==> flow/design.v <==
module ALU(
    clk,
    rst_n,
    valid,
    ready,
    mode,
    in_A,
    in_B,
    out
);
    input         clk, rst_n;
    input         valid;
    input  [1:0]  mode;  
    output        ready;
    input  [31:0] in_A, in_B;
    output [63:0] out;
    parameter IDLE = 3'd0;
    parameter MUL  = 3'd1;
    parameter DIV  = 3'd2;
    parameter AND  = 3'd3;
    parameter AVG  = 3'd4;
    parameter OUT  = 3'd5;
    reg  [ 2:0] state, state_nxt;
    reg  [ 4:0] counter, counter_nxt;
    reg  [64:0] shreg, shreg_nxt;  
    reg  [31:0] alu_in, alu_in_nxt;
    reg  [32:0] alu_out;
    reg         ready_;
    assign ready = ready_;
    assign out = shreg[63:0];
    always @(*) begin
        case(state)
            IDLE: begin
                if (valid) 
                    case (mode)
                        0 : state_nxt = MUL;
                        1 : state_nxt = DIV;
                        2 : state_nxt = AND;
                        3 : state_nxt = AVG;
                    endcase
                else state_nxt = IDLE;
            end
            MUL : state_nxt = (counter != 31) ? MUL : OUT;
            DIV : state_nxt = (counter != 31) ? DIV : OUT;
            AND : state_nxt = OUT;
            AVG : state_nxt = OUT;
            OUT : state_nxt = IDLE;
            default : state_nxt = IDLE;
        endcase
    end
    always @(*) begin
        if ((state == MUL) || (state == DIV)) counter_nxt = counter + 1; 
        else                                  counter_nxt = 0;
    end
    always @(*) begin
        case(state)
            IDLE: begin
                if (valid) alu_in_nxt = in_B;
                else       alu_in_nxt = 0;
            end
            OUT : alu_in_nxt = 0;
            default: alu_in_nxt = alu_in;
        endcase
    end
    always @(*) begin
        case (state)
            MUL : begin
                if (shreg[0]) alu_out = shreg[63:32] + alu_in;
                else          alu_out = shreg[63:32];
            end
            DIV : alu_out = shreg[64:32] - {1'b0, alu_in};
            AND : alu_out = shreg[31:0] & alu_in;
            AVG : alu_out = (shreg[31:0] + alu_in) >> 1;
            default alu_out = 0;
        endcase
    end
    always @(*) begin
        case (state)
            IDLE: begin
                if (valid) begin
                    shreg_nxt = {33'b0, in_A};
                    if (state_nxt == DIV) shreg_nxt = shreg_nxt << 1;                 
                end
                else shreg_nxt = 0;
            end
            MUL : shreg_nxt = {1'b0, alu_out, shreg[31:1]};
            DIV : begin
                if (shreg[64:32] < {1'b0, alu_in}) shreg_nxt = shreg << 1;
                else                      shreg_nxt = {alu_out[31:0], shreg[31:0], 1'b1};
                if (counter == 31) shreg_nxt = {1'b0, shreg_nxt[64:33], shreg_nxt[31:0]};
            end
            AND : shreg_nxt = {32'b0, alu_out};
            AVG : shreg_nxt = {32'b0, alu_out};
            OUT : shreg_nxt = 0;
            default : shreg_nxt = 0;
        endcase
    end
    always @(posedge clk or negedge rst_n) begin
        if (!rst_n) begin
            state   <= IDLE;
            counter <= 0;
            shreg   <= 0;
            alu_in  <= 0;
            ready_  <= 0;
        end
        else begin
            state   <= state_nxt;
            counter <= counter_nxt;
            shreg   <= shreg_nxt;
            alu_in  <= alu_in_nxt;
            ready_  <= (state_nxt == OUT) ? 1 : 0;
        end
    end
endmodule
# Step by step through the tools: ALU
# Module ALU before and after one edit of its RTL, step after step.
# Lines under "orig" count in the file above, lines under "edited" in the edited file.
# "delta": "edited" minus "orig" as printed here. "change_rel_pct": 100 x difference / "orig".
# Operators: Yosys type, input widths -> output width; for muxes data width and select width s.
# Cell names lack the library's common part.
# A cell with n/a has no value.
# design
design,ALU
clock_port,clk
library,sky130hd
pvt_corner,tt_025C_1v80

# Edit of the RTL
# The edit as a unified diff against the file above.
# The edit is scripted: it alters the design's behaviour and was not made to optimise anything.
# begin of diff
@@ -96,13 +96,6 @@
         endcase
     end
-    always @(posedge clk or negedge rst_n) begin
-        if (!rst_n) begin
-            state   <= IDLE;
-            counter <= 0;
-            shreg   <= 0;
-            alu_in  <= 0;
-            ready_  <= 0;
-        end
-        else begin
+    always @(posedge clk) begin
+        begin
             state   <= state_nxt;
             counter <= counter_nxt;
# end of diff

# Word-level counts
# Counts by Yosys on the flattened word-level netlist (proc, flatten, opt, wreduce; memories kept). Register bits leave out memories and registers merged into their read ports (data or address). Print and check cells are left out. Cells with the same type and inputs are merged into one.
# bits
item,orig,edited,delta,change_rel_pct
inputBits,69,69,0,0.00
word_cells,44,43,-1,-2.27
output_inout_bits,65,65,0,0.00
reg_bits,106,106,0,0.00
clocked_rd_ports_x_width,0,0,0,n/a
mem_bits_ro,0,0,0,n/a
latch_bits,0,0,0,n/a
mem_count,0,0,0,n/a
mem_bits_rw,0,0,0,n/a
# op_classes
item,orig,edited,delta,change_rel_pct
cmp,1,1,0,0.00
add_sub_neg,4,4,0,0.00
n_reduce_logical,5,5,0,0.00
equal,12,12,0,0.00
n_shift,0,0,0,n/a
n_div,0,0,0,n/a
multipliers,0,0,0,n/a
muxes,16,15,-1,-6.25
n_logic,1,1,0,0.00
# op_table
cell,orig,edited,delta,change_rel_pct
$mux 5,1,0,-1,-100.00
$eq 3x2->1 const B,3,3,0,0.00
$eq 3x3->1 const B,3,3,0,0.00
$mux 3,3,3,0,0.00
$mux 33,3,3,0,0.00
$add 32x32->33,2,2,0,0.00
$eq 2x2->1 const B,2,2,0,0.00
$mux 65,2,2,0,0.00
$pmux 3 s4,2,2,0,0.00
$add 5x1->5 const B,1,1,0,0.00
$and 32x32->32,1,1,0,0.00
$eq 2x1->1 const B,1,1,0,0.00
$eq 3x1->1 const B,1,1,0,0.00
$eq 5x5->1 const B,1,1,0,0.00
$logic_not 2->1,1,1,0,0.00
$logic_not 3->1,1,1,0,0.00
$logic_or 1x1->1,1,1,0,0.00
$lt 33x32->1,1,1,0,0.00
$mux 1,1,1,0,0.00
$mux 32,1,1,0,0.00
$ne 5x5->1 const B,1,1,0,0.00
$pmux 32 s2,1,1,0,0.00
$pmux 33 s3,1,1,0,0.00
$pmux 65 s4,1,1,0,0.00
$reduce_bool 2->1,1,1,0,0.00
$reduce_or 2->1,1,1,0,0.00
$sub 33x32->33,1,1,0,0.00

# Longest topological paths
# Longest topological path by Yosys (ltp), each cell counted once; first at word level (registers and memories cut), then after technology mapping (sequential cells cut; the memories' decode and read muxes count).
# depth
item,orig,edited,delta,change_rel_pct
ltp_word,8,8,0,0.00
abc_area,0,0,n/a,n/a
depth_mapped,15,15,0,0.00
depth_no_buf,13,14,1,7.69

# Synthesis result
# The flow's flattened synthesis, as Yosys stat reports it; memories are mapped. The netlist is that of the ABC_AREA named above (0 if unset); the other value can give another one.
# mapped
item,orig,edited,delta,change_rel_pct
mapped_area_um2,12214.2,12129.1,-85.1,-0.70
seqArea_um2,2728.9,2442.3,-286.6,-10.50
ff_cells,109,106,-3,-2.75
stdcells,1536,1582,46,2.99
# by_type
cell_type,orig,edited,delta,change_rel_pct
dfrtp_1,108,0,-108,-100.00
dfxtp_1,0,74,74,n/a
a22o_1,42,7,-35,-83.33
and2_1,10,45,35,350.00
edfxtp_1,0,32,32,n/a
a222oi_1,39,19,-20,-51.28
nand2_1,143,124,-19,-13.29
mux2_2,37,19,-18,-48.65
o21ai_0,91,108,17,18.68
o211ai_1,11,25,14,127.27
or3_1,7,21,14,200.00
mux2i_1,32,44,12,37.50
o21ai_1,2,14,12,600.00
nor3_1,26,37,11,42.31
clkbuf_1,86,76,-10,-11.63
a21o_1,28,18,-10,-35.71
o22ai_1,6,16,10,166.67
buf_2,5,15,10,200.00
# Not every row of either side is listed.

# Timing after synthesis
# Path of least setup slack by OpenSTA after synthesis, without wires, with an ideal clock, recovery checks aside; 20% of the period is set as input and as output delay. Where synthesis merged equal registers, the netlist keeps one of their names.
# synth_path
item,orig,edited,delta,change_rel_pct
kind,in2reg,in2reg,n/a,n/a
from,input port valid,input port mode[0],n/a,n/a
to,register shreg[22],register shreg[11],n/a,n/a
arrival_time_ps,4273,3951,-322,-7.54
t_first_pin_ps,2000,2000,0,0.00
path_buffers,2,3,1,50.00
tclk_ps,10000,10000,0,0.00
driving_pins,9,12,3,33.33
delay_ps,2413,2074,-339,-14.05
slack_ps,5586,5926,340,n/a
required_ps,9860,9877,17,0.17
period_less_setup_slack_ps,4414,4074,-340,-7.70
# "delay_ps" = arrival - input delay + setup time.
# "driving_pins": output pins that drive a net of the path, with the launching flip-flop's if there is one; two outputs of one cell count as two.
# "period_less_setup_slack_ps" is the clock period less the worst setup slack; recovery checks do not enter. This is arithmetic on one report: input and output delays are still those of the set period (20% each).
# The rows between start and end are the longest chain of elaborated cells between them; the timing report does not say that the signal goes this way. Where chains are equally long, one stands for them.
# A line is the first line of the expression or statement that the cell stems from. Yosys adds cells for indexed reads and writes and turns some case tables into memories.
# synth_between_orig
cell_sequence,and2_1 clkbuf_1 and3_1 or2_2 nor3_1 clkbuf_1 mux2_2 a222oi_1 o21ai_0
elab_chain_len,6
# synth_rtl_orig
item,line,rtl
start: declaration,12,input         valid;
$mux 3,34,if (valid)
$pmux 3 s4,32,case(state)
$eq 3x2->1,82,if (state_nxt == DIV) shreg_nxt = shreg_nxt << 1;
$mux 33,82,
$mux 33,80,if (valid) begin
$pmux 65 s4,78,case (state)
end: assignment,102,shreg   <= 0;
end: assignment,109,shreg   <= shreg_nxt;
end: declaration,25,"reg  [64:0] shreg, shreg_nxt;"
# synth_between_edited
cell_sequence,ha_1 a211oi_1 a21oi_1 nor2_1 nor2_1 or3_1 buf_2 buf_6 buf_6 mux2_1 a222oi_1 nand2_1
elab_chain_len,8
# synth_rtl_edited
item,line,rtl
start: declaration,13,input  [1:0]  mode;
$eq 2x2->1,35,case (mode)
$pmux 3 s4,35,
$mux 3,34,if (valid)
$pmux 3 s4,32,case(state)
$eq 3x2->1,82,if (state_nxt == DIV) shreg_nxt = shreg_nxt << 1;
$mux 33,82,
$mux 33,80,if (valid) begin
$pmux 65 s4,78,case (state)
end: assignment,102,shreg   <= shreg_nxt;
end: declaration,25,"reg  [64:0] shreg, shreg_nxt;"
# Nets of the timed path that keep an RTL name, with a line that drives or declares them; the list need not be complete.
# synth_nets_edited
net,line
state_nxt[2],32

# Timing after layout
# From the final timing report of the runs of pair A: the path of least setup slack in the routed layout; clock arrival at registers is part of the times.
# The report prints the path's times to 10 ps; the period is as set.
# layout_path
item,orig,edited,delta,change_rel_pct
kind,reg2reg,reg2reg,n/a,n/a
from,register alu_in[16],register alu_in[8],n/a,n/a
to,register shreg[56],register shreg[37],n/a,n/a
tclk_ps,5220,5220,0,0.00
path_buffers,1,1,0,0.00
arrival_time_ps,4810,4530,-280,-5.82
driving_pins,11,13,2,18.18
required_ps,5490,5450,-40,-0.73
t_first_pin_ps,360,380,20,5.56
slack_ps,680,920,240,n/a
# The rows between start and end are the longest chain of elaborated cells between them; the timing report does not say that the signal goes this way. Where chains are equally long, one stands for them.
# layout_between_orig
cell_sequence,dfrtp_1 inv_1 ha_1 nand4_1 or4_1 a21oi_1 a31oi_1 o211ai_4 buf_4 mux2_2 a221o_1
elab_chain_len,6
# layout_rtl_orig
item,line,rtl
start: declaration,26,"reg  [31:0] alu_in, alu_in_nxt;"
start: assignment,103,alu_in  <= 0;
start: assignment,110,alu_in  <= alu_in_nxt;
$add 32x32->33,68,if (shreg[0]) alu_out = shreg[63:32] + alu_in;
$mux 33,68,
$pmux 33 s3,66,case (state)
$mux 65,88,"if (shreg[64:32] < {1'b0, alu_in}) shreg_nxt = shreg << 1;"
$mux 65,90,"if (counter == 31) shreg_nxt = {1'b0, shreg_nxt[64:33], shreg_nxt[31:0]};"
$pmux 65 s4,78,case (state)
end: assignment,102,shreg   <= 0;
end: assignment,109,shreg   <= shreg_nxt;
end: declaration,25,"reg  [64:0] shreg, shreg_nxt;"
# layout_between_edited
cell_sequence,edfxtp_1 inv_1 ha_1 nand4_1 nor3_1 o211ai_1 nand2_1 a31oi_1 o21ai_2 buf_4 mux2i_1 mux2_2 o22ai_1
elab_chain_len,4
# layout_rtl_edited
item,line,rtl
start: declaration,26,"reg  [31:0] alu_in, alu_in_nxt;"
start: assignment,103,alu_in  <= alu_in_nxt;
$lt 33x32->1,88,"if (shreg[64:32] < {1'b0, alu_in}) shreg_nxt = shreg << 1;"
$mux 65,88,
$mux 65,90,"if (counter == 31) shreg_nxt = {1'b0, shreg_nxt[64:33], shreg_nxt[31:0]};"
$pmux 65 s4,78,case (state)
end: assignment,102,shreg   <= shreg_nxt;
end: declaration,25,"reg  [64:0] shreg, shreg_nxt;"

# Layout results
# Runs of the flow (Yosys, OpenROAD) on both versions; the two runs of a pair have the same settings. The constraints put input and output delay at 20% of the set period each and load the outputs with 0.01 pF.
# settings_pair_A
period_ns,5.22
CAP_MARGIN,20
CORE_MARGIN,2
CORE_UTILIZATION,40
SLEW_MARGIN,20
# measured_pair_A
item,orig,edited,delta,change_rel_pct
clock_period_reached_ps,4545,4303,-242,-5.32
worst_hold_slack_ps,462,459,-3,n/a
synthArea_um2,12214.2,12129.1,-85.1,-0.70
dieArea_um2,31949.8,31732.1,-217.7,-0.68
final_cell_area_um2,13779.5,13663.1,-116.4,-0.84
fin_ws_ps,675,917,242,n/a
final_setup_tns_ps,0,0,0,n/a
# settings_pair_B
CAP_MARGIN,0
CELL_PAD_IN_SITES_DETAIL_PLACEMENT,0
CELL_PAD_IN_SITES_GLOBAL_PLACEMENT,2
CORE_UTILIZATION,43
GPL_ROUTABILITY_DRIVEN,1
MAX_ROUTING_LAYER,met4
TNS_END_PERCENT,45
period_ns,5.71
CORE_MARGIN,2
SLEW_MARGIN,20
# measured_pair_B
item,orig,edited,delta,change_rel_pct
clock_period_reached_ps,4497,4216,-281,-6.25
worst_hold_slack_ps,478,459,-19,n/a
synthArea_um2,12214.2,12129.1,-85.1,-0.70
dieArea_um2,29770.1,29566.8,-203.3,-0.68
final_cell_area_um2,13745.7,13581.8,-163.9,-1.19
fin_ws_ps,1213,1494,281,n/a
final_setup_tns_ps,0,0,0,n/a
# "clock_period_reached_ps": clock period set for the run, less the worst setup slack. It is reckoned from that one timing run; input and output delays stay at 20% of the period that was set.
